==> flow/design.v <==
`timescale 1ns/1ns
module MIPS(input clk, rst,
	output [31:0] imem_addr, input [31:0] imem_data,
	output [31:0] dmem_addr, output [31:0] dmem_wdata, output dmem_we, input [31:0] dmem_rdata);
	wire Is_SV, MemtoReg, Reg_Write, Mem_Read, Mem_Write ,  Branch, ALUsrc, ld;
	wire [1:0] regDst, writeDst, Jump;
	wire [2:0] ALUOp;
	wire [3:0] ALUOperation;
	wire [5:0] func, opcode;
	Data_path DP(clk , rst  , MemtoReg , Reg_Write , Mem_Read, Mem_Write , Branch , ALUsrc ,  ld , regDst ,   writeDst , Jump , ALUOperation, func, opcode,
		imem_addr, imem_data, dmem_addr, dmem_wdata, dmem_we, dmem_rdata);
	controller CU(opcode , MemtoReg , Reg_Write , Mem_Read ,Mem_Write ,  Branch , ALUsrc , ld , regDst ,  writeDst , Jump , ALUOp);
	ALU_control ALU_CU(func , ALUOp , ALUOperation);
endmodule
`timescale 1ns/1ns
module Data_path (input clk , reset , MemtoReg , Reg_Write , Mem_Read, Mem_Write  , Branch , ALUsrc ,  ld ,input [1:0] regDst ,   writeDst , Jump , input[3:0] ALUOperation, output [5:0]func, opcode,
  output [31:0] imem_addr, input [31:0] imem_data, output [31:0] dmem_addr, output [31:0] dmem_wdata, output dmem_we, input [31:0] dmem_rdata);
  wire [31:0] adrToPC, PC_out, PC_inc_out, Extend_data, instruction, WritetoReg_data,
  high_out, low_out, write_data, Read_data1, Read_data2, Operand_data2, branch_data
  , Mem_read_value , shifted_ext , adr_inc_out , concated;
  wire [63:0] ALU_result;
  wire Zero;
  wire [4:0] write_reg;
  wire [27:0] shifted_inst;
  PC CUT_PC(clk , reset, adrToPC , PC_out);
  PC_inc CUT_PCinc(PC_out, PC_inc_out);
  Sign_extend CUT_SE(instruction[15:0] , Extend_data);
  assign imem_addr = PC_out;
  assign instruction = imem_data;
  Mux4to1_32bit CUT_mux4_32( WritetoReg_data , PC_inc_out, high_out , low_out , writeDst , write_data);
  Mux3to1_5bit CUT_mux3_5( instruction[20:16] , instruction[15:11], 5'b11111, regDst , write_reg);
  Register_file CUT_RF(clk , reset ,  instruction[25:21] , instruction[20:16] , write_reg , write_data , Reg_Write , Read_data1 ,Read_data2);
  Mux2to1_32bit CUT_mux2_32( Read_data2 ,Extend_data , ALUsrc , Operand_data2);
  Shl2_32 CUT_shl2(Extend_data , shifted_ext);
  address_inc CUT_inc_adr( PC_inc_out, shifted_ext , adr_inc_out);
  assign can_branch = Zero & Branch;
  Mux2to1_32bit CUT3_mux2_32( PC_inc_out , adr_inc_out ,can_branch , branch_data);
  Shl2_26 CUT2_shl2( instruction[25:0] , shifted_inst);
  assign concated = {PC_inc_out[31:28], shifted_inst};
  Mux3to1_32bit CUT2_mux3_32( branch_data , concated, Read_data1 , Jump, adrToPC);
  ALU_32bit CUT_ALU(Read_data1, Operand_data2 , ALUOperation , ALU_result, Zero);
  REG32 High(reset, clk, ld, ALU_result[63:32], high_out);
  REG32 Low(reset, clk, ld, ALU_result[31:0], low_out);
  assign dmem_addr = ALU_result[31:0];
  assign dmem_wdata = Read_data2;
  assign dmem_we = Mem_Write;
  assign Mem_read_value = dmem_rdata;
  Mux2to1_32bit CUT2_mux2_32( ALU_result[31:0] , Mem_read_value ,MemtoReg , WritetoReg_data);
  assign func = instruction[5:0];
  assign opcode = instruction[31:26];
 endmodule
module controller (input [5:0] opcode , output reg MemtoReg , Reg_Write , Mem_Read , Mem_Write ,  Branch , ALUsrc , ld ,output reg [1:0] regDst ,  writeDst , Jump , output reg  [2:0] ALUOp);
	parameter [5:0] R_TYPE = 6'b000000;
	parameter [5:0] ADD_IMEDIATE = 6'b000001;  
	parameter [5:0] SLT_IMEDIATE = 6'b000010;  
	parameter [5:0] LOAD_WORD = 6'b000011;  
	parameter [5:0] SAVE_WORD = 6'b000100;  
	parameter [5:0] BRANCH_EQUAL = 6'b000101;  
	parameter [5:0] JUMP = 6'b000110;  
	parameter [5:0] JUMP_REG = 6'b000111;  
	parameter [5:0] JUMP_AND_LINK = 6'b001000;  
	always @ (*)
	begin 
		{MemtoReg , Reg_Write , Mem_Read , Branch , ALUsrc , ld, regDst , writeDst , Mem_Write ,  Jump , ALUOp} = 16'b0;
		Mem_Write = 1'b0;
		case (opcode)
		R_TYPE: begin  
			{regDst, Reg_Write, ALUsrc, MemtoReg, writeDst, Jump} = 9'b011000000;
			ALUOp = 3'b101;
		end
		ADD_IMEDIATE: begin  
			{regDst, Reg_Write, ALUsrc, MemtoReg, writeDst, Jump} = 9'b001100000;
			ALUOp = 3'b000;
		end
		SLT_IMEDIATE: begin  
			{regDst, Reg_Write, ALUsrc, MemtoReg, writeDst, Jump} = 9'b001100000;
			ALUOp = 3'b011;
		end	
		LOAD_WORD: begin  
			{regDst, MemtoReg, Reg_Write, Mem_Read, ALUsrc, writeDst, Jump} = 10'b0011110000;
			ALUOp = 3'b000;
			end	
		SAVE_WORD:begin  
			{ALUsrc, Mem_Write ,Jump} = 4'b1100;
			ALUOp = 3'b000;
			end
		BRANCH_EQUAL:begin  
			{Branch, Jump} = 3'b100;
			ALUOp = 3'b001;
		end
		JUMP:begin  
			{Jump} = 2'b01;
			end	
		JUMP_AND_LINK:begin  
			{Reg_Write, regDst, writeDst, Jump} = 7'b1100101;
			end
		JUMP_REG:begin  
			{Jump} = 2'b10;
			end		
		endcase
	end
endmodule 
module ALU_control(input [5:0] func , input [2:0] ALUop , output reg [3:0] ALUoperation);  
always @ (*)
	begin 
	  ALUoperation = 4'b0000;
	  case(ALUop)
	    0: ALUoperation = 4'b0000;  
	    1: ALUoperation = 4'b0111;  
	    2: ALUoperation = 4'b1000;  
	    3: ALUoperation = 4'b0110;  
	    4: ALUoperation = 4'b0010;  
	    5: case(func)
	         0: ALUoperation = 4'b0000;  
	         1: ALUoperation = 4'b0001;  
	         2: ALUoperation = 4'b0011;  
	         3: ALUoperation = 4'b0100;  
	         4: ALUoperation = 4'b0101;  
	         5: ALUoperation = 4'b0110;  
	         default: ALUoperation = 4'b0000;
	         endcase
	    default: ALUoperation = 4'b0000;
	     endcase
  end
endmodule
module ALU_32bit( input [31:0] In1 ,In2 , input [3:0] ALU_Sel ,output [63:0] Out, output Zero);
  reg [63:0] ALU_Result;
  reg temp_zero;
  always @(*)
  begin
      ALU_Result = 64'b0;
      temp_zero = 1'b0;
      case(ALU_Sel)
      4'b0000:  
       ALU_Result = In1 + In2; 
      4'b0001:  
       ALU_Result = In1 - In2;
      4'b0011:  
       ALU_Result = In1 & In2;
      4'b0100:  
       ALU_Result = In1 | In2;
      4'b0101:  
       ALU_Result = In1 ^ In2;
      4'b0110:  
       ALU_Result = ( In1 < In2 ) ? 32'd1 : 32'd0;
      4'b0111:  
       temp_zero = ( In1 == In2 ) ? 1'd1 : 1'd0  ;
      4'b1000:  
       temp_zero =  ( In1 == In2 ) ? 1'd0 : 1'd1;
        default: ALU_Result = 64'b0 ; 
      endcase
  end
  assign Out = ALU_Result;
  assign Zero = temp_zero;
endmodule
`timescale 1ns/1ns
module Register_file ( input clk, reset , input [4:0] Read_reg1 , Read_reg2 , write_reg ,  input [31:0] write_data , input reg_write ,output [31:0] Read_data1 ,Read_data2 );
	reg [31:0] Reg_data [0:31];
 	wire [31:0] test;
	assign test = Reg_data[9];
	integer i;
	assign Read_data1 = Reg_data[Read_reg1];
	assign Read_data2 = Reg_data[Read_reg2];
	always @ (posedge clk)
	begin 
		if ( reset )
			begin
				for ( i=0 ; i < 32 ; i = i+1)
					Reg_data [i] <= 0;
			end
		else 
			begin 
				if ( reg_write )
					if ( write_reg != 5'b0 )
						Reg_data[write_reg] <= write_data;
					else
					  Reg_data[write_reg] <= Reg_data[write_reg];
			end
	end
endmodule
`timescale 1ns/1ns
module REG32(input rst, clk, ld, input [31:0]data, output reg [31:0]out);
  always @(posedge clk) begin
      if(rst) out<=32'b0;
      else if(ld==1) out<=data;
      else out<=out;
  end
endmodule
`timescale 1ns/1ns
module PC(input clk , reset,  input [31:0] PC , 	output reg [31:0] PC_out);
	always @(posedge clk) begin
		if (reset)
			PC_out <=32'b0;
		else 
			PC_out <= PC;
	end
endmodule
module PC_inc ( input [31:0] PC , output [31:0] PC_inc_out);
	assign PC_inc_out = PC + 4;
endmodule
module address_inc( input [31:0] In1 , In2 , output [31:0] adr_inc_out);
	assign adr_inc_out = In1 + In2;
endmodule	
module Mux2to1_32bit( input [31:0] In1 , In2 ,input Sel , output [31:0]Out);
	assign Out = (Sel == 1'b0) ? In1 : 
	             (Sel == 1'b1) ? In2 : 32'bx;
endmodule
module Mux3to1_5bit( input [4:0] In1 , In2, In3 , input [1:0]Sel , output [4:0]Out);
	assign Out = (Sel == 2'b00) ? In1 : 
	             (Sel == 2'b01) ? In2 : 
	             (Sel == 2'b10) ? In3 : 5'bx;
endmodule
module Mux3to1_32bit( input [31:0] In1 , In2, In3 , input [1:0]Sel , output [31:0]Out);
	assign Out = (Sel == 2'b00) ? In1 : 
	             (Sel == 2'b01) ? In2 : 
	             (Sel == 2'b10) ? In3 : 32'bx;
endmodule
module Mux4to1_32bit( input [31:0] In1 , In2, In3 , In4 , input [1:0]Sel , output [31:0]Out);
	assign Out = (Sel == 2'b00) ? In1 : 
	             (Sel == 2'b01) ? In2 : 
	             (Sel == 2'b10) ? In3 : 
	             (Sel == 2'b11) ? In4 : 32'bx;
endmodule
module Sign_extend ( input [15:0] In , output reg [31:0] Out);
	integer i;
	always @ (*)
	begin 
		for ( i=16 ; i<32 ; i = i+1 )
		begin 
			Out [i] = In[15];
			Out [i-16] = In[i-16];
		end
	end
endmodule
module Shl2_32(input [31:0] In , 	output [31:0] Out);
    assign Out = {In[29:0], 2'b00};
endmodule
module Shl2_26(input [25:0] In , 	output [27:0] Out);
    assign Out = {In, 2'b00};
endmodule
# ---- Tool chain data of MIPS
# What the tools print for MIPS, step after step.
# Lines are those of the file above, counted from 1.
# Cell names lack the library's common part.
# A cell with -- has no value.
dict set report setup {
  top_module {MIPS}
  clock {clk}
  cell_library {sky130hd}
  pvt_corner {tt_025C_1v80}
}

# ---- Word level
# Counts by Yosys on the flattened word-level netlist (proc, flatten, opt, wreduce; memories kept). Register bits leave out memories and registers merged into their read ports (data or address). Print and check cells are left out. Cells with the same type and inputs are merged into one.
# Memory sizes are those after Yosys's memory passes, which may raise the word count (mostly to a power of two), join words into wider ones and drop unused or constant bits.
dict set report bits {
  reg_bits 32
  mem_bits_rw 1024
  rom_bits 224
  memories 2
  in_bits 66
  elab_cells 81
}
dict set report op_classes {
  n_addsub 4
  cmp 1
  eq_ne 26
  mux 35
  n_logic 5
  n_reduce_logical 7
}
# memory size word_bits line_no
set mem_list {}
lappend mem_list {DP.CUT_RF.Reg_data 32 32 158} ;# reg [31:0] Reg_data [0:31];
lappend mem_list {{(no name shown)} 16 14 66} ;# case (opcode)
# op n
set ops {}
lappend ops {{two-way mux 32 bit} 17}
lappend ops {{case mux 32 bit (select 6 bit)} 1}
lappend ops {{adder 32 bit} 2}
lappend ops {{adder 32 x 3 -> 32 bit with constant B} 1}
lappend ops {{subtractor 32 bit} 1}
lappend ops {{< comparator 32 bit} 1}
lappend ops {{equality test 32 bit} 1}
lappend ops {{AND 32 bit} 1}
lappend ops {{OR 32 bit} 1}
lappend ops {{bitwise XOR 32 bit} 1}
lappend ops {{case mux 4 bit (select 5 bit)} 1}
lappend ops {{equality test 4 x 3 -> 1 bit with constant B} 4}
lappend ops {{case mux 3 bit (select 5 bit)} 1}
lappend ops {{two-way mux 15 bit} 1}
lappend ops {{two-way mux 5 bit} 3}
lappend ops {{equality test 6 x 2 -> 1 bit with constant B} 2}
lappend ops {{equality test 6 x 3 -> 1 bit with constant B} 2}
lappend ops {{two-way mux 1 bit} 10}
lappend ops {{equality test 2 bit with constant B} 4}
lappend ops {{zero test 2 bit} 4}
lappend ops {{equality test 2 x 1 -> 1 bit with constant B} 3}
lappend ops {{equality test 3 x 2 -> 1 bit with constant B} 2}
lappend ops {{equality test 3 bit with constant B} 2}
lappend ops {{equality test 6 x 1 -> 1 bit with constant B} 1}
lappend ops {{nonzero test 5 bit} 1}
lappend ops {{equality test 4 x 1 -> 1 bit with constant B} 1}
lappend ops {{equality test 4 x 2 -> 1 bit with constant B} 1}
lappend ops {{equality test 4 bit with constant B} 1}
# Other operator kinds: 7; their cells: 7.

# ---- Longest topological paths
# Depth = most cells in a row (Yosys ltp): at word level without a register or memory, in the mapped netlist without a sequential cell, where the memories' decode and read muxes count.
dict set report logic_depth {
  depth_word 12
  ABC_AREA 0
  ltp_mapped 29
  depth_no_buf 21
}

# ---- Synthesis result
# The flow's flattened synthesis, as Yosys stat reports it; memories are mapped. The netlist is that of the ABC_AREA named above (0 if unset); the other value can give another one.
# The area totals of this step are shown rounded.
dict set report synth_totals {
  mapped_cells 4894
  area_um2 61900
  sequential_area_um2 31400
  ffs 1056
}
# type n
set by_type {}
lappend by_type {edfxtp_1 1024}
lappend by_type {mux4_2 548}
lappend by_type {nor2_1 1141}
lappend by_type {mux2i_1 170}
lappend by_type {ha_1 124}
lappend by_type {clkbuf_1 342}
lappend by_type {a21oi_1 199}
lappend by_type {a22oi_1 96}
lappend by_type {nand2_1 187}
lappend by_type {dfxtp_1 32}
lappend by_type {o21ai_0 126}
lappend by_type {mux2_2 46}
lappend by_type {inv_1 121}
lappend by_type {nand2b_1 55}
lappend by_type {xnor2_1 34}
lappend by_type {o21bai_1 37}
lappend by_type {xor2_1 28}
lappend by_type {nand3_1 47}
# Other cell types: 79; their cells: 537.
# By module: a second synthesis without flattening, with its own total; a netlist apart from the flattened one above.
dict set report hier_totals {
  hier_cells 6450
  area_unflattened_um2 71400
}
# Each row is one instance without its submodules.
# mod instances cells area_um2
set modules {}
lappend modules {Register_file 1 4605 56100}
lappend modules {ALU_32bit 1 818 5340}
lappend modules {REG32 2 103 1160}
lappend modules {address_inc 1 243 1750}
lappend modules {Mux2to1_32bit 3 36 544}
lappend modules {PC 1 67 863}
lappend modules {Mux4to1_32bit 1 39 815}
lappend modules {Mux3to1_32bit 1 107 714}
lappend modules {PC_inc 1 83 581}
lappend modules {Shl2_32 1 33 244}
lappend modules {Sign_extend 1 32 240}
lappend modules {Shl2_26 1 29 214}
lappend modules {controller 1 30 206}
lappend modules {ALU_control 1 18 124}
# Further modules, not shown: 3.

# ---- Path before layout
# Path of least setup slack by OpenSTA after synthesis, without wires, with an ideal clock, recovery checks aside; 20% of the period is set as input and as output delay. Where synthesis merged equal registers, the netlist keeps one of their names.
dict set report synth_path {
  kind {in2out}
  start {in imem_data[21]}
  end {out dmem_addr[12]}
  clock_period_ns 10.5
  output_delay_ns 2.100
  t_first_pin_ns 2.100
  arrival_ns 7.136
  path_slack_ns 1.264
  delay_ns 5.036
  stages 15
  period_less_setup_slack_ns 9.236
}
# "delay_ns" = arrival - input delay + setup time.
# At an output port there is no setup time.
# "stages" counts driving pins, that of a launching flip-flop among them; a cell with two outputs on the path counts twice.
# "period_less_setup_slack_ns" is the clock period less the worst setup slack; recovery checks do not enter. This is arithmetic on one report: input and output delays are still those of the set period (20% each).
# The rows between start and end are the longest chain of elaborated cells between them; the timing report does not say that the signal goes this way. Where chains are equally long, one stands for them.
# Each line given opens the expression or statement behind the cell; cells for indexed reads and writes are added by Yosys, which also makes memories of some case tables.
# A memory read counts as a cell of the chain, while the word-level depth stops at memories.
dict set report synth_between {
  path_cell_list {buf_2 -> clkbuf_1 -> buf_1 -> clkbuf_1 -> mux4_2 -> mux4_2 -> mux2i_1 -> ha_1 -> inv_1 -> fa_1 -> a31o_2 -> a31o_2 -> a2111o_1 -> a221o_1 -> a221o_1}
  elab_chain_len 3
  cells_between 7
  lines_between 7
}
# element line_no
set synth_rtl {}
lappend synth_rtl {{start: declaration} 3} ;# output [31:0] imem_addr, input [31:0] imem_data,
lappend synth_rtl {{memory (32 x 32 bit)} 158} ;# reg [31:0] Reg_data [0:31];
lappend synth_rtl {{subtractor 32 bit} 137} ;# ALU_Result = In1 - In2;
lappend synth_rtl {{case mux 32 bit (select 6 bit)} 133} ;# case(ALU_Sel)
lappend synth_rtl {{end: declaration} 4} ;# output [31:0] dmem_addr, output [31:0] dmem_wdata, output dmem_we, input [31:0] dmem_rdata);

# ---- Path in the finished layout
# Path of least setup slack in the final report of entry B (OpenROAD, finished layout, wires in). Where an end is a register, its clock arrival counts in the times.
dict set report layout_path {
  kind {in2out}
  start {in imem_data[16]}
  end {out dmem_addr[17]}
  clock_period_ns 8.54
  output_delay_ns 1.71
  t_first_pin_ns 1.71
  arrival_ns 6.83
  path_slack_ns 0.01
  stages 21
}
# The rows between start and end are the longest chain of elaborated cells between them; the timing report does not say that the signal goes this way. Where chains are equally long, one stands for them.
# A memory read counts as a cell of the chain, while the word-level depth stops at memories.
dict set report layout_between {
  path_cell_list {buf_16 -> buf_4 -> mux4_2 -> mux4_2 -> mux2_4 -> nor2_1 -> buf_4 -> or2_2 -> inv_1 -> ha_1 -> nor2b_1 -> a21o_1 -> a21oi_1 -> o21ai_2 -> a211oi_1 -> buf_4 -> o221ai_2 -> o211a_1 -> mux2_2 -> o21ai_1 -> clkdlybuf4s50_1}
  elab_chain_len 4
  cells_between 8
  lines_between 8
}
# element line_no
set layout_rtl {}
lappend layout_rtl {{start: declaration} 3} ;# output [31:0] imem_addr, input [31:0] imem_data,
lappend layout_rtl {{memory (32 x 32 bit)} 158} ;# reg [31:0] Reg_data [0:31];
lappend layout_rtl {{two-way mux 32 bit} 205} ;# assign Out = (Sel == 1'b0) ? In1 :
lappend layout_rtl {{subtractor 32 bit} 137} ;# ALU_Result = In1 - In2;
lappend layout_rtl {{case mux 32 bit (select 6 bit)} 133} ;# case(ALU_Sel)
lappend layout_rtl {{end: declaration} 4} ;# output [31:0] dmem_addr, output [31:0] dmem_wdata, output dmem_we, input [31:0] dmem_rdata);

# 6 stored runs of MIPS in the flow (synthesis by Yosys, layout by OpenROAD, sky130hd cells), in arbitrary order. Constraints: input delay and output delay 20% of the set period each, output load 0.01 pF.
# "achieved_clock_period_ns" is the run's clock period less its worst setup slack. It is reckoned from that one timing run; input and output delays stay at 20% of the period that was set.
# "worstPathTime_ns": the worst setup path's part of the clock period (all of it between registers, 20% less for each end at a port) less its slack. A launch clock that arrives late makes it longer, a capture clock that arrives late makes it shorter.
# "design_power_mw": no workload was simulated; the value follows from the tool's default switching activity.
# The measured numbers are rounded.
run="entry A" settings ABC_AREA=1 CAP_MARGIN=10 CELL_PAD_IN_SITES_DETAIL_PLACEMENT=2 CORE_ASPECT_RATIO=0.65 CORE_MARGIN=10 CORE_UTILIZATION=34 GPL_ROUTABILITY_DRIVEN=1 GPL_TIMING_DRIVEN=0 MAX_ROUTING_LAYER="met4" MIN_ROUTING_LAYER="met1" PLACE_DENSITY_LB_ADDON=0.25 SETUP_SLACK_MARGIN=3.61 TNS_END_PERCENT=15 period_ns=14.4 SLEW_MARGIN=20
run="entry A" outcome="no results, routing failed with GRT-0116"
run="entry B" settings CORE_UTILIZATION=40 period_ns=8.54 CAP_MARGIN=20 CORE_MARGIN=2 SLEW_MARGIN=20
run="entry B" results yosys_chip_area_um2=61900 design.die.area_um2=158000 finish.stdcell_area_um2=74900 finalUtil_pct=48.7 final_setup_ws_ns=0.006 fin_tns_ns=0.000 hold_ws_ns=0.551 design_power_mw=15.9 achieved_clock_period_ns=8.534 worstPathTime_ns=5.12 critical_path_type="in2out"
run="entry C" settings CORE_ASPECT_RATIO=0.5 CORE_UTILIZATION=40 CTS_CLUSTER_SIZE=15 HOLD_SLACK_MARGIN=0.14 MAX_ROUTING_LAYER="met5" period_ns=10.5 CAP_MARGIN=20 CORE_MARGIN=2 SLEW_MARGIN=20
run="entry C" results yosys_chip_area_um2=61900 design.die.area_um2=158000 finish.stdcell_area_um2=70400 finalUtil_pct=45.6 final_setup_ws_ns=0.119 fin_tns_ns=0.000 hold_ws_ns=0.599 design_power_mw=12.1 achieved_clock_period_ns=10.381 worstPathTime_ns=6.18 critical_path_type="in2out"
run="entry D" settings CORE_UTILIZATION=40 period_ns=10.5 CAP_MARGIN=20 CORE_MARGIN=2 SLEW_MARGIN=20
run="entry D" results yosys_chip_area_um2=61900 design.die.area_um2=158000 finish.stdcell_area_um2=70600 finalUtil_pct=45.9 final_setup_ws_ns=0.263 fin_tns_ns=0.000 hold_ws_ns=0.572 design_power_mw=12.2 achieved_clock_period_ns=10.237 worstPathTime_ns=6.04 critical_path_type="in2out"
run="entry E" settings ABC_AREA=1 CELL_PAD_IN_SITES_DETAIL_PLACEMENT=2 CORE_ASPECT_RATIO=0.62 CORE_UTILIZATION=40 CTS_CLUSTER_SIZE=15 MAX_ROUTING_LAYER="met4" SETUP_SLACK_MARGIN=3.08 period_ns=10.5 CAP_MARGIN=20 CORE_MARGIN=2 SLEW_MARGIN=20
run="entry E" outcome="no results, routing failed with GRT-0232"
run="entry F" settings CORE_UTILIZATION=40 period_ns=10.4 CAP_MARGIN=20 CORE_MARGIN=2 SLEW_MARGIN=20
run="entry F" results yosys_chip_area_um2=61900 design.die.area_um2=158000 finish.stdcell_area_um2=71000 finalUtil_pct=46.2 final_setup_ws_ns=0.264 fin_tns_ns=0.000 hold_ws_ns=0.644 design_power_mw=12.5 achieved_clock_period_ns=10.136 worstPathTime_ns=5.98 critical_path_type="in2out"
